==> flow/design.v <==
`timescale 1ns / 1ps
module md5_operation(input [1:0] round, input [3:0] phase, input [511:0] message, input [127:0] current_state, output [127:0] next_state);
	assign next_state = {current_state[31:0], round_operation(round, phase, message, current_state), current_state[95:32]};
	function [4:0] S(input [1:0] round, input [3:0] phase);
		case({round,phase[1:0]})
			4'b00_00: S = 5'd7;
			4'b00_01: S = 5'd12;
			4'b00_10: S = 5'd17;
			4'b00_11: S = 5'd22;
			4'b01_00: S = 5'd5;
			4'b01_01: S = 5'd9;
			4'b01_10: S = 5'd14;
			4'b01_11: S = 5'd20;
			4'b10_00: S = 5'd4;
			4'b10_01: S = 5'd11;
			4'b10_10: S = 5'd16;
			4'b10_11: S = 5'd23;
			4'b11_00: S = 5'd6;
			4'b11_01: S = 5'd10;
			4'b11_10: S = 5'd15;
			4'b11_11: S = 5'd21;
		endcase
	endfunction
	function [3:0] K(input [1:0] round, input [3:0] phase);
		case( {round, phase} )
			6'b00_0000: K = 4'd0; 
			6'b00_0001: K = 4'd1; 
			6'b00_0010: K = 4'd2; 
			6'b00_0011: K = 4'd3; 
			6'b00_0100: K = 4'd4; 
			6'b00_0101: K = 4'd5; 
			6'b00_0110: K = 4'd6; 
			6'b00_0111: K = 4'd7; 
			6'b00_1000: K = 4'd8; 
			6'b00_1001: K = 4'd9; 
			6'b00_1010: K = 4'd10; 
			6'b00_1011: K = 4'd11; 
			6'b00_1100: K = 4'd12; 
			6'b00_1101: K = 4'd13; 
			6'b00_1110: K = 4'd14; 
			6'b00_1111: K = 4'd15; 
			6'b01_0000: K = 4'd1; 
			6'b01_0001: K = 4'd6; 
			6'b01_0010: K = 4'd11; 
			6'b01_0011: K = 4'd0; 
			6'b01_0100: K = 4'd5; 
			6'b01_0101: K = 4'd10; 
			6'b01_0110: K = 4'd15; 
			6'b01_0111: K = 4'd4; 
			6'b01_1000: K = 4'd9; 
			6'b01_1001: K = 4'd14; 
			6'b01_1010: K = 4'd3; 
			6'b01_1011: K = 4'd8; 
			6'b01_1100: K = 4'd13; 
			6'b01_1101: K = 4'd2; 
			6'b01_1110: K = 4'd7; 
			6'b01_1111: K = 4'd12; 
			6'b10_0000: K = 4'd5; 
			6'b10_0001: K = 4'd8; 
			6'b10_0010: K = 4'd11; 
			6'b10_0011: K = 4'd14; 
			6'b10_0100: K = 4'd1; 
			6'b10_0101: K = 4'd4; 
			6'b10_0110: K = 4'd7; 
			6'b10_0111: K = 4'd10; 
			6'b10_1000: K = 4'd13; 
			6'b10_1001: K = 4'd0; 
			6'b10_1010: K = 4'd3; 
			6'b10_1011: K = 4'd6; 
			6'b10_1100: K = 4'd9; 
			6'b10_1101: K = 4'd12; 
			6'b10_1110: K = 4'd15; 
			6'b10_1111: K = 4'd2; 
			6'b11_0000: K = 4'd0; 
			6'b11_0001: K = 4'd7; 
			6'b11_0010: K = 4'd14; 
			6'b11_0011: K = 4'd5; 
			6'b11_0100: K = 4'd12; 
			6'b11_0101: K = 4'd3; 
			6'b11_0110: K = 4'd10; 
			6'b11_0111: K = 4'd1; 
			6'b11_1000: K = 4'd8; 
			6'b11_1001: K = 4'd15; 
			6'b11_1010: K = 4'd6; 
			6'b11_1011: K = 4'd13; 
			6'b11_1100: K = 4'd4; 
			6'b11_1101: K = 4'd11; 
			6'b11_1110: K = 4'd2; 
			default:    K = 4'd9; 
		endcase
	endfunction
	function [31:0] T(input [1:0] round, input [3:0] phase);
		case( {round, phase} )
			6'b00_0000: T = 32'hd76aa478;
			6'b00_0001: T = 32'he8c7b756;
			6'b00_0010: T = 32'h242070db;
			6'b00_0011: T = 32'hc1bdceee;
			6'b00_0100: T = 32'hf57c0faf;
			6'b00_0101: T = 32'h4787c62a;
			6'b00_0110: T = 32'ha8304613;
			6'b00_0111: T = 32'hfd469501;
			6'b00_1000: T = 32'h698098d8;
			6'b00_1001: T = 32'h8b44f7af;
			6'b00_1010: T = 32'hffff5bb1;
			6'b00_1011: T = 32'h895cd7be;
			6'b00_1100: T = 32'h6b901122;
			6'b00_1101: T = 32'hfd987193;
			6'b00_1110: T = 32'ha679438e;
			6'b00_1111: T = 32'h49b40821;
			6'b01_0000: T = 32'hf61e2562;
			6'b01_0001: T = 32'hc040b340;
			6'b01_0010: T = 32'h265e5a51;
			6'b01_0011: T = 32'he9b6c7aa;
			6'b01_0100: T = 32'hd62f105d;
			6'b01_0101: T = 32'h02441453;
			6'b01_0110: T = 32'hd8a1e681;
			6'b01_0111: T = 32'he7d3fbc8;
			6'b01_1000: T = 32'h21e1cde6;
			6'b01_1001: T = 32'hc33707d6;
			6'b01_1010: T = 32'hf4d50d87;
			6'b01_1011: T = 32'h455a14ed;
			6'b01_1100: T = 32'ha9e3e905;
			6'b01_1101: T = 32'hfcefa3f8;
			6'b01_1110: T = 32'h676f02d9;
			6'b01_1111: T = 32'h8d2a4c8a;
			6'b10_0000: T = 32'hfffa3942;
			6'b10_0001: T = 32'h8771f681;
			6'b10_0010: T = 32'h6d9d6122;
			6'b10_0011: T = 32'hfde5380c;
			6'b10_0100: T = 32'ha4beea44;
			6'b10_0101: T = 32'h4bdecfa9;
			6'b10_0110: T = 32'hf6bb4b60;
			6'b10_0111: T = 32'hbebfbc70;
			6'b10_1000: T = 32'h289b7ec6;
			6'b10_1001: T = 32'heaa127fa;
			6'b10_1010: T = 32'hd4ef3085;
			6'b10_1011: T = 32'h04881d05;
			6'b10_1100: T = 32'hd9d4d039;
			6'b10_1101: T = 32'he6db99e5;
			6'b10_1110: T = 32'h1fa27cf8;
			6'b10_1111: T = 32'hc4ac5665;
			6'b11_0000: T = 32'hf4292244;
			6'b11_0001: T = 32'h432aff97;
			6'b11_0010: T = 32'hab9423a7;
			6'b11_0011: T = 32'hfc93a039;
			6'b11_0100: T = 32'h655b59c3;
			6'b11_0101: T = 32'h8f0ccc92;
			6'b11_0110: T = 32'hffeff47d;
			6'b11_0111: T = 32'h85845dd1;
			6'b11_1000: T = 32'h6fa87e4f;
			6'b11_1001: T = 32'hfe2ce6e0;
			6'b11_1010: T = 32'ha3014314;
			6'b11_1011: T = 32'h4e0811a1;
			6'b11_1100: T = 32'hf7537e82;
			6'b11_1101: T = 32'hbd3af235;
			6'b11_1110: T = 32'h2ad7d2bb;
			6'b11_1111: T = 32'heb86d391;
			default:    T = 32'hxxxxxxxx;
		endcase
	endfunction
	function [31:0] round_operation(input [1:0] round, input [3:0] phase, input [511:0] message, input [127:0] current_state);
		reg [31:0] a, b, c, d;
		reg [31:0] before_shift;
		begin
			{a, b, c, d} = current_state;
			case(round)
				2'b00:   before_shift = (b&c | ~b&d);    
				2'b01:   before_shift = (b&d | c& ~d);   
				2'b10:   before_shift = (b ^ c ^ d);     
				default: before_shift = (c ^ (b | ~d));  
			endcase
			before_shift = before_shift + a + message[480-32*K(round,phase) +: 32] + T(round, phase);
			round_operation = b + ((before_shift << S(round, phase)) | (before_shift >> (32-S(round, phase))));
		end
	endfunction
endmodule
`timescale 1ns / 1ps
module md5_iter(output wire [127:0] digest_o, output reg valid, output reg [63:0] value, input clk, rst, input [63:0] message, input new_message);
	reg [1:0] round;
	reg [3:0] phase;
	reg [127:0] digest;
	wire [511:0] padded_message;
	reg [127:0] current_state;
	wire [127:0] next_state;
	reg idle;
	always @ (posedge clk) begin
		if( rst ) begin
			round <= 2'd0;
			phase <= 4'd0;
			valid <= 1'b0;
			current_state <= {32'h67452301, 32'hefcdab89, 32'h98badcfe, 32'h10325476};
			digest <= 128'd0;
			value <= 128'd0;
			idle <= 1'b1;
		end
		else begin
			if( idle ) begin
				round <= 2'd0;
				phase <= 4'd0;
				current_state <= {32'h67452301, 32'hefcdab89, 32'h98badcfe, 32'h10325476};
				idle <= ~new_message;
				if( new_message ) begin
					value <= message;
					valid <= 1'b0;
					digest <= 128'd0;
				end
			end
			else begin
				phase <= phase + 4'd1;
				if( phase == 4'd15 ) begin
					round <= round + 2'd1;
					if( round == 2'd3 ) begin
						valid <= 1'b1;
						digest <= {next_state[127:96]+32'h67452301, next_state[95:64]+32'hefcdab89,  next_state[63:32]+32'h98badcfe, next_state[31:0]+32'h10325476};
						idle <= 1'b1;
					end
				end
				current_state <= next_state;
			end
		end
	end
	md5_operation md50(.round(round), .phase(phase), .message(padded_message), .current_state(current_state), .next_state(next_state));
    assign digest_o[127:96] = {digest[103:96], digest[111:104], digest[119:112], digest[127:120]};
	assign digest_o[95:64] =  {digest[71:64], digest[79:72], digest[87:80], digest[95:88]};
	assign digest_o[63:32] =  {digest[39:32], digest[47:40], digest[55:48], digest[63:56]};
	assign digest_o[31:0] =  {digest[7:0], digest[15:8], digest[23:16], digest[31:24]};
	assign padded_message = {
		message[39:32], message[47:40], message[55:48], message[63:56],
		message[7:0], message[15:8], message[23:16], message[31:24],
		24'd0, 8'b10000000, 352'd0, 24'd0, 8'd64, 32'd0};
endmodule
Subject: tool reports on md5_iter

Hi,

=== Step by step through the tools: md5_iter ===
Each step is given for the RTL above and for the edited RTL.
"before" refers to lines of the RTL above, "after" to lines of the edited file.
"difference": "after" minus "before" as printed here. "relative change": 100 x difference / "before".
Operators carry their Yosys type and port widths (W data, S select, Z words).
Library cell names are shortened.
Not given: -

* Design top: md5_iter
* Clock: clk
* Standard-cell library: sky130hd
* Library corner: tt_025C_1v80

=== The edit ===
Unified diff, file above to edited file.
This change comes from a script, not from a designer. The edited design behaves differently; no optimisation was intended.

<pre>
@@ -185,14 +185,5 @@
 	reg idle;
 	always @ (posedge clk) begin
-		if( rst ) begin
-			round <= 2'd0;
-			phase <= 4'd0;
-			valid <= 1'b0;
-			current_state <= {32'h67452301, 32'hefcdab89, 32'h98badcfe, 32'h10325476};
-			digest <= 128'd0;
-			value <= 128'd0;
-			idle <= 1'b1;
-		end
-		else begin
+		begin
 			if( idle ) begin
 				round <= 2'd0;
</pre>

=== Word level ===
Yosys after proc, flatten, opt, wreduce and memory -nomap, before mapping. Memory bits, and registers merged into a memory's read port (data or address), are not among the register bits. Print and check cells are not counted.
Memory sizes are those after Yosys's memory passes, which may raise the word count (mostly to a power of two), join words into wider ones and drop unused or constant bits.

{| class="wikitable"
|+ Bit counts
! element !! before !! after !! difference !! relative change (%)
|-
| output and inout port bits || 193 || 193 || 0 || 0.00
|-
| cells after elaboration || 63 || 62 || -1 || -1.59
|-
| flip-flop bits (word level) || 328 || 328 || 0 || 0.00
|-
| memory cells || 4 || 4 || 0 || 0.00
|-
| memory bits (read-only) || 2464 || 2464 || 0 || 0.00
|}

{| class="wikitable"
|+ Cells by class
! element !! before !! after !! difference !! relative change (%)
|-
| reductions and logical operators || 6 || 5 || -1 || -16.67
|-
| shift operators || 3 || 3 || 0 || 0.00
|-
| bitwise gates (word level) || 14 || 14 || 0 || 0.00
|-
| eq/ne operators || 5 || 5 || 0 || 0.00
|-
| mux-type cells || 12 || 12 || 0 || 0.00
|-
| $add $sub $neg || 12 || 12 || 0 || 0.00
|}

{| class="wikitable"
|+ Memory list
! element !! before !! after
|-
| words x width with read and write ports || 64x32 r1 w0; 64x4 r1 w0; 16x5 r1 w0; 16x5 r1 w0 || 64x32 r1 w0; 64x4 r1 w0; 16x5 r1 w0; 16x5 r1 w0
|}

{| class="wikitable"
|+ Operator list
! operator !! before !! after !! difference !! relative change (%)
|-
| $reduce_or A2 Y1 || 1 || 0 || -1 || -100.00
|}

Operator kinds equal on both sides are left out: 27.

=== Longest topological paths ===
Longest topological path by Yosys (ltp), each cell counted once; first at word level (registers and memories cut), then after technology mapping (sequential cells cut; the memories' decode and read muxes count).

{| class="wikitable"
|+ Depth
! element !! before !! after !! difference !! relative change (%)
|-
| depth after elaboration || 14 || 14 || 0 || 0.00
|-
| ABC_AREA || 0 || 0 || - || -
|-
| mapped depth || 49 || 46 || -3 || -6.12
|-
| mapped depth without buffers || 44 || 42 || -2 || -4.55
|}

=== After synthesis ===
The flow's flattened synthesis, as Yosys stat reports it; memories are mapped. The netlist is that of the ABC_AREA named above (0 if unset); the other value can give another one.

{| class="wikitable"
|+ Synthesis totals
! element !! before !! after !! difference !! relative change (%)
|-
| mapped flip-flops || 328 || 328 || 0 || 0.00
|-
| chip area (Yosys) (um^2) || 27696.6 || 27846.7 || +150.1 || +0.54
|-
| cell count || 3790 || 3325 || -465 || -12.27
|}

{| class="wikitable"
|+ Cells by type
! type !! before !! after !! difference !! relative change (%)
|-
| nand2_1 || 597 || 350 || -247 || -41.37
|-
| dfxtp_1 || 328 || 135 || -193 || -58.84
|-
| edfxtp_1 || 0 || 193 || +193 || -
|-
| a21oi_1 || 374 || 202 || -172 || -45.99
|-
| nand3_1 || 144 || 64 || -80 || -55.56
|-
| or2_2 || 10 || 84 || +74 || +740.00
|-
| clkbuf_1 || 265 || 219 || -46 || -17.36
|-
| and2_1 || 67 || 22 || -45 || -67.16
|-
| nor2b_1 || 19 || 61 || +42 || +221.05
|-
| or3_1 || 55 || 17 || -38 || -69.09
|-
| nor2_1 || 312 || 349 || +37 || +11.86
|-
| mux2_2 || 92 || 68 || -24 || -26.09
|-
| mux2i_1 || 69 || 92 || +23 || +33.33
|-
| a31oi_1 || 49 || 29 || -20 || -40.82
|-
| o21ai_0 || 180 || 196 || +16 || +8.89
|-
| and3_1 || 13 || 29 || +16 || +123.08
|-
| buf_1 || 46 || 33 || -13 || -28.26
|-
| o211ai_1 || 32 || 43 || +11 || +34.38
|}

Cell types equal on both sides are left out: 14.
The list need not be complete.
The figures by module come from a second, unflattened synthesis with its own total; it is not the netlist above.

{| class="wikitable"
|+ Second synthesis, totals
! element !! before !! after !! difference !! relative change (%)
|-
| cell total of the unflattened synthesis || 4022 || 3543 || -479 || -11.91
|-
| area total of the unflattened synthesis (um^2) || 31330.0 || 31064.8 || -265.2 || -0.85
|}

Rows give one instance, submodules left out.

{| class="wikitable"
|+ By module, before
! module !! times used !! cells !! area (um^2)
|-
| md5_operation || 1 || 2511 || 18401.4
|-
| md5_iter || 1 || 1511 || 12928.6
|}

{| class="wikitable"
|+ By module, after
! module !! times used !! cells !! area (um^2)
|-
| md5_operation || 1 || 2511 || 18401.4
|-
| md5_iter || 1 || 1032 || 12663.4
|}

=== Timing after synthesis ===
Path of least setup slack by OpenSTA after synthesis, without wires, with an ideal clock, recovery checks aside; 20% of the period is set as input and as output delay. Where synthesis merged equal registers, the netlist keeps one of their names.

{| class="wikitable"
|+ Path post-synthesis
! element !! before !! after !! difference !! relative change (%)
|-
| kind || flip-flop to flip-flop || flip-flop to flip-flop || - || -
|-
| from || register round[0] || register phase[1] || - || -
|-
| to || register digest[95] || register digest[95] || - || -
|-
| path buffers || 7 || 2 || -5 || -71.43
|-
| arrival (ns) || 9.460 || 9.611 || +0.151 || +1.60
|-
| launch time at the first pin (ns) || 0.000 || 0.000 || 0.000 || -
|-
| stages on the path || 45 || 40 || -5 || -11.11
|-
| period (ns) || 10.0 || 10.0 || 0.0 || 0.00
|-
| slack (ns) || 0.423 || 0.126 || -0.297 || -
|-
| path delay (ns) || 9.577 || 9.874 || +0.297 || +3.10
|-
| period reached after synthesis (ns) || 9.577 || 9.874 || +0.297 || +3.10
|}

"path delay" is the arrival time less input delay plus setup time.
"stages on the path": output pins that drive a net of the path, with the launching flip-flop's if there is one; two outputs of one cell count as two.
"period reached after synthesis" is the clock period less the worst setup slack; recovery checks do not enter. This is arithmetic on one report: input and output delays are still those of the set period (20% each).
Between the ends stands the longest chain of elaborated cells between them, by number of cells; it is not shown to be the way that was timed. Of several equally long chains one is given.
A line is the first line of the expression or statement that the cell stems from. Yosys adds cells for indexed reads and writes and turns some case tables into memories.
A memory read counts as a cell of the chain, while the word-level depth stops at memories.
A register here has more assigning lines than the two given.

On the way, post-synthesis, before:
* Cells stage by stage: dfxtp_1 > buf_2 > buf_2 > inv_1 > clkbuf_1 > buf_1 > ha_1 > clkbuf_1 > a221oi_1 > mux2_2 > a22oi_1 > nor2_1 > a221o_1 > fa_1 > fa_1 > inv_1 > ha_1 > buf_2 > (+9 left out) > o21ai_1 > o22a_1 > o31ai_1 > ha_1 > clkbuf_1 > a21oi_1 > o21bai_1 > a21o_1 > a2111oi_0 > or3_1 > o31a_1 > nand3_1 > and3b_1 > nand4_1 > o21ai_1 > and3_1 > xnor2_1 > a22o_1
* Length of the longest elaborated chain: 12
* Elaborated cells on any way between the ends: 25
* Classes of those cells: 7 x add/sub; 3 x eq/ne; 3 x shift; 4 x mux; 1 x logic; 3 x reduce/logical; 4 x memory

{| class="wikitable"
|+ RTL lines, path post-synthesis, before
! element !! RTL line !! text
|-
| start: declaration || 179 || <nowiki>reg [1:0] round;</nowiki>
|-
| start: assignment || 188 || <nowiki>round <= 2'd0;</nowiki>
|-
| start: assignment || 211 || <nowiki>round <= round + 2'd1;</nowiki>
|-
| $mem_v2 Z64 W4 || 25 || <nowiki>case( {round, phase} )</nowiki>
|-
| $sub A9 B9 Y10 || 172 || <nowiki>before_shift = before_shift + a + message[480-32*K(round,phase) +: 32] + T(round, phase);</nowiki>
|-
| $shiftx A512 B32 Y32 || 172 ||
|-
| $add A32 B32 Y32 x2 || 172 ||
|-
| $shl A32 B5 Y32 || 173 || <nowiki>round_operation = b + ((before_shift << S(round, phase)) | (before_shift >> (32-S(round, phase))));</nowiki>
|-
| $or A32 B32 Y32 || 173 ||
|-
| $add A32 B32 Y32 || 173 ||
|-
| $add A32 B32 Y32 || 214 || <nowiki>digest <= {next_state[127:96]+32'h67452301, next_state[95:64]+32'hefcdab89, next_state[63:32]+32'h98badcfe, ne ...</nowiki>
|-
| $mux W128 || 212 || <nowiki>if( round == 2'd3 ) begin</nowiki>
|-
| $mux W128 || 210 || <nowiki>if( phase == 4'd15 ) begin</nowiki>
|-
| $mux W128 || 197 || <nowiki>if( idle ) begin</nowiki>
|-
| end: assignment || 192 || <nowiki>digest <= 128'd0;</nowiki>
|-
| end: assignment || 214 ||
|-
| end: declaration || 181 || <nowiki>reg [127:0] digest;</nowiki>
|}

after: The path ends at the data pin of a flip-flop with enable; ways to the enable are not counted.

On the way, post-synthesis, after:
* Cells stage by stage: dfxtp_1 > inv_1 > clkbuf_1 > ha_1 > nor2_4 > o22ai_1 > a221oi_4 > clkbuf_1 > mux2i_1 > or2_2 > fa_1 > inv_1 > fa_1 > ha_1 > fa_1 > a211oi_1 > o21ai_1 > and3_1 > (+4 left out) > mux4_2 > o22ai_2 > nor2_1 > o32ai_1 > a21o_1 > ha_1 > and3_1 > a221oi_1 > xor2_1 > a211oi_1 > a2111oi_2 > a211oi_2 > o221ai_2 > a2111o_1 > a21oi_2 > nor3_1 > o21ai_1 > o31ai_1
* Length of the longest elaborated chain: 12
* Elaborated cells on any way between the ends: 18
* Classes of those cells: 6 x add/sub; 1 x eq/ne; 3 x shift; 3 x mux; 1 x logic; 4 x memory

{| class="wikitable"
|+ RTL lines, path post-synthesis, after
! element !! RTL line !! text
|-
| start: declaration || 180 || <nowiki>reg [3:0] phase;</nowiki>
|-
| start: assignment || 190 || <nowiki>phase <= 4'd0;</nowiki>
|-
| start: assignment || 200 || <nowiki>phase <= phase + 4'd1;</nowiki>
|-
| $mem_v2 Z64 W4 || 25 || <nowiki>case( {round, phase} )</nowiki>
|-
| $sub A9 B9 Y10 || 172 || <nowiki>before_shift = before_shift + a + message[480-32*K(round,phase) +: 32] + T(round, phase);</nowiki>
|-
| $shiftx A512 B32 Y32 || 172 ||
|-
| $add A32 B32 Y32 x2 || 172 ||
|-
| $shl A32 B5 Y32 || 173 || <nowiki>round_operation = b + ((before_shift << S(round, phase)) | (before_shift >> (32-S(round, phase))));</nowiki>
|-
| $or A32 B32 Y32 || 173 ||
|-
| $add A32 B32 Y32 || 173 ||
|-
| $add A32 B32 Y32 || 205 || <nowiki>digest <= {next_state[127:96]+32'h67452301, next_state[95:64]+32'hefcdab89, next_state[63:32]+32'h98badcfe, ne ...</nowiki>
|-
| $mux W128 || 203 || <nowiki>if( round == 2'd3 ) begin</nowiki>
|-
| $mux W128 || 201 || <nowiki>if( phase == 4'd15 ) begin</nowiki>
|-
| $mux W128 || 188 || <nowiki>if( idle ) begin</nowiki>
|-
| end: assignment || 196 || <nowiki>digest <= 128'd0;</nowiki>
|-
| end: assignment || 205 ||
|-
| end: declaration || 181 || <nowiki>reg [127:0] digest;</nowiki>
|}

=== Path in the finished layout ===
From the final timing report of the runs of set A: the path of least setup slack in the routed layout; clock arrival at registers is part of the times.

{| class="wikitable"
|+ Path post-layout
! element !! before !! after !! difference !! relative change (%)
|-
| kind || input port to flip-flop || input port to flip-flop || - || -
|-
| from || input message[57] || input message[29] || - || -
|-
| to || register digest[95] || register digest[93] || - || -
|-
| path buffers || 5 || 5 || 0 || 0.00
|-
| stages on the path || 36 || 35 || -1 || -2.78
|-
| input delay (ns) || 2.00 || 2.00 || 0.00 || 0.00
|-
| launch time at the first pin (ns) || 2.00 || 2.00 || 0.00 || 0.00
|-
| arrival (ns) || 10.16 || 10.11 || -0.05 || -0.49
|-
| slack (ns) || 0.30 || 0.17 || -0.13 || -
|-
| period (ns) || 10.0 || 10.0 || 0.0 || 0.00
|}

A register here has more assigning lines than the two given.

On the way, post-layout, before:
* Cells stage by stage: clkdlybuf4s50_1 > mux2_2 > nand2_1 > fa_1 > inv_1 > fa_1 > ha_2 > fa_1 > a211oi_2 > o21ai_2 > buf_4 > nand3_1 > and4_1 > o31ai_1 > xnor2_1 > buf_4 > o21bai_1 > mux4_2 > o21ai_4 > o221ai_2 > ha_1 > a21o_1 > a21o_1 > buf_4 > a21oi_1 > buf_4 > o211ai_1 > o211ai_1 > a21oi_1 > o41ai_2 > xor2_1 > nand4_1 > o21ai_2 > and3_1 > xnor2_1 > a22o_1

{| class="wikitable"
|+ RTL lines, path post-layout, before
! element !! RTL line !! text
|-
| start: declaration || 178 || <nowiki>module md5_iter(output wire [127:0] digest_o, output reg valid, output reg [63:0] value, input clk, rst, input ...</nowiki>
|-
| end: assignment || 192 || <nowiki>digest <= 128'd0;</nowiki>
|-
| end: assignment || 214 || <nowiki>digest <= {next_state[127:96]+32'h67452301, next_state[95:64]+32'hefcdab89, next_state[63:32]+32'h98badcfe, ne ...</nowiki>
|-
| end: declaration || 181 || <nowiki>reg [127:0] digest;</nowiki>
|}

before: Chain of elaborated cells between the ends: none given.

On the way, post-layout, after:
* Cells stage by stage: clkdlybuf4s50_1 > mux2i_1 > or2_4 > fa_2 > inv_1 > fa_1 > ha_1 > a211o_1 > a41o_1 > o211ai_1 > o21ai_2 > buf_4 > xor2_2 > buf_4 > mux4_2 > nand2_1 > o21ai_0 > nor2_1 > a211oi_1 > a21oi_1 > o221ai_2 > buf_4 > ha_1 > and3_1 > and2_0 > a211o_1 > or4_4 > o211a_1 > xnor2_2 > nand4b_1 > nor3_4 > buf_4 > a21oi_2 > xor2_1 > nor2_2

{| class="wikitable"
|+ RTL lines, path post-layout, after
! element !! RTL line !! text
|-
| start: declaration || 178 || <nowiki>module md5_iter(output wire [127:0] digest_o, output reg valid, output reg [63:0] value, input clk, rst, input ...</nowiki>
|-
| end: assignment || 196 || <nowiki>digest <= 128'd0;</nowiki>
|-
| end: assignment || 205 || <nowiki>digest <= {next_state[127:96]+32'h67452301, next_state[95:64]+32'hefcdab89, next_state[63:32]+32'h98badcfe, ne ...</nowiki>
|-
| end: declaration || 181 || <nowiki>reg [127:0] digest;</nowiki>
|}

after: Chain of elaborated cells between the ends: none given.

=== Flow runs ===
Runs of the flow (Yosys, OpenROAD) on both versions; the two runs of a pair have the same settings. The constraints put input and output delay at 20% of the set period each and load the outputs with 0.01 pF.

Flow settings, set A:
* period_ns: 10.0
* CAP_MARGIN: 20
* CORE_MARGIN: 2
* CORE_UTILIZATION: 40
* SLEW_MARGIN: 20

{| class="wikitable"
|+ Final reports, set A
! element !! before !! after !! difference !! relative change (%)
|-
| synthesis area (um^2) || 27696.6 || 27846.7 || +150.1 || +0.54
|-
| achieved period (ns) || 9.698 || 9.832 || +0.134 || +1.38
|-
| setup slack of the critical path (ns) || 0.302 || 0.168 || -0.134 || -
|-
| utilization after routing || 0.515 || 0.547 || +0.032 || -
|-
| full die area (um^2) || 71361.1 || 71743.6 || +382.5 || +0.54
|}

Flow settings, set B:
* ABC_AREA: 1
* CELL_PAD_IN_SITES_GLOBAL_PLACEMENT: 2
* CORE_UTILIZATION: 33
* GPL_ROUTABILITY_DRIVEN: 1
* GPL_TIMING_DRIVEN: 0
* MAX_ROUTING_LAYER: met5
* PLACE_DENSITY: 0.72
* SETUP_SLACK_MARGIN: 1.06
* period_ns: 7.45
* CAP_MARGIN: 20
* CORE_MARGIN: 2
* SLEW_MARGIN: 20

{| class="wikitable"
|+ Final reports, set B
! element !! before !! after !! difference !! relative change (%)
|-
| synthesis area (um^2) || 26879.5 || 26629.3 || -250.2 || -0.93
|-
| achieved period (ns) || 8.532 || 8.415 || -0.117 || -1.37
|-
| setup slack of the critical path (ns) || -1.082 || -0.965 || +0.117 || -
|-
| utilization after routing || 0.467 || 0.47 || +0.003 || -
|-
| full die area (um^2) || 83752.4 || 82984.3 || -768.1 || -0.92
|}

By "achieved period" is meant the clock period of the run minus its worst setup slack. This is arithmetic on one report: input and output delays are still those of the set period (20% each).

Regards
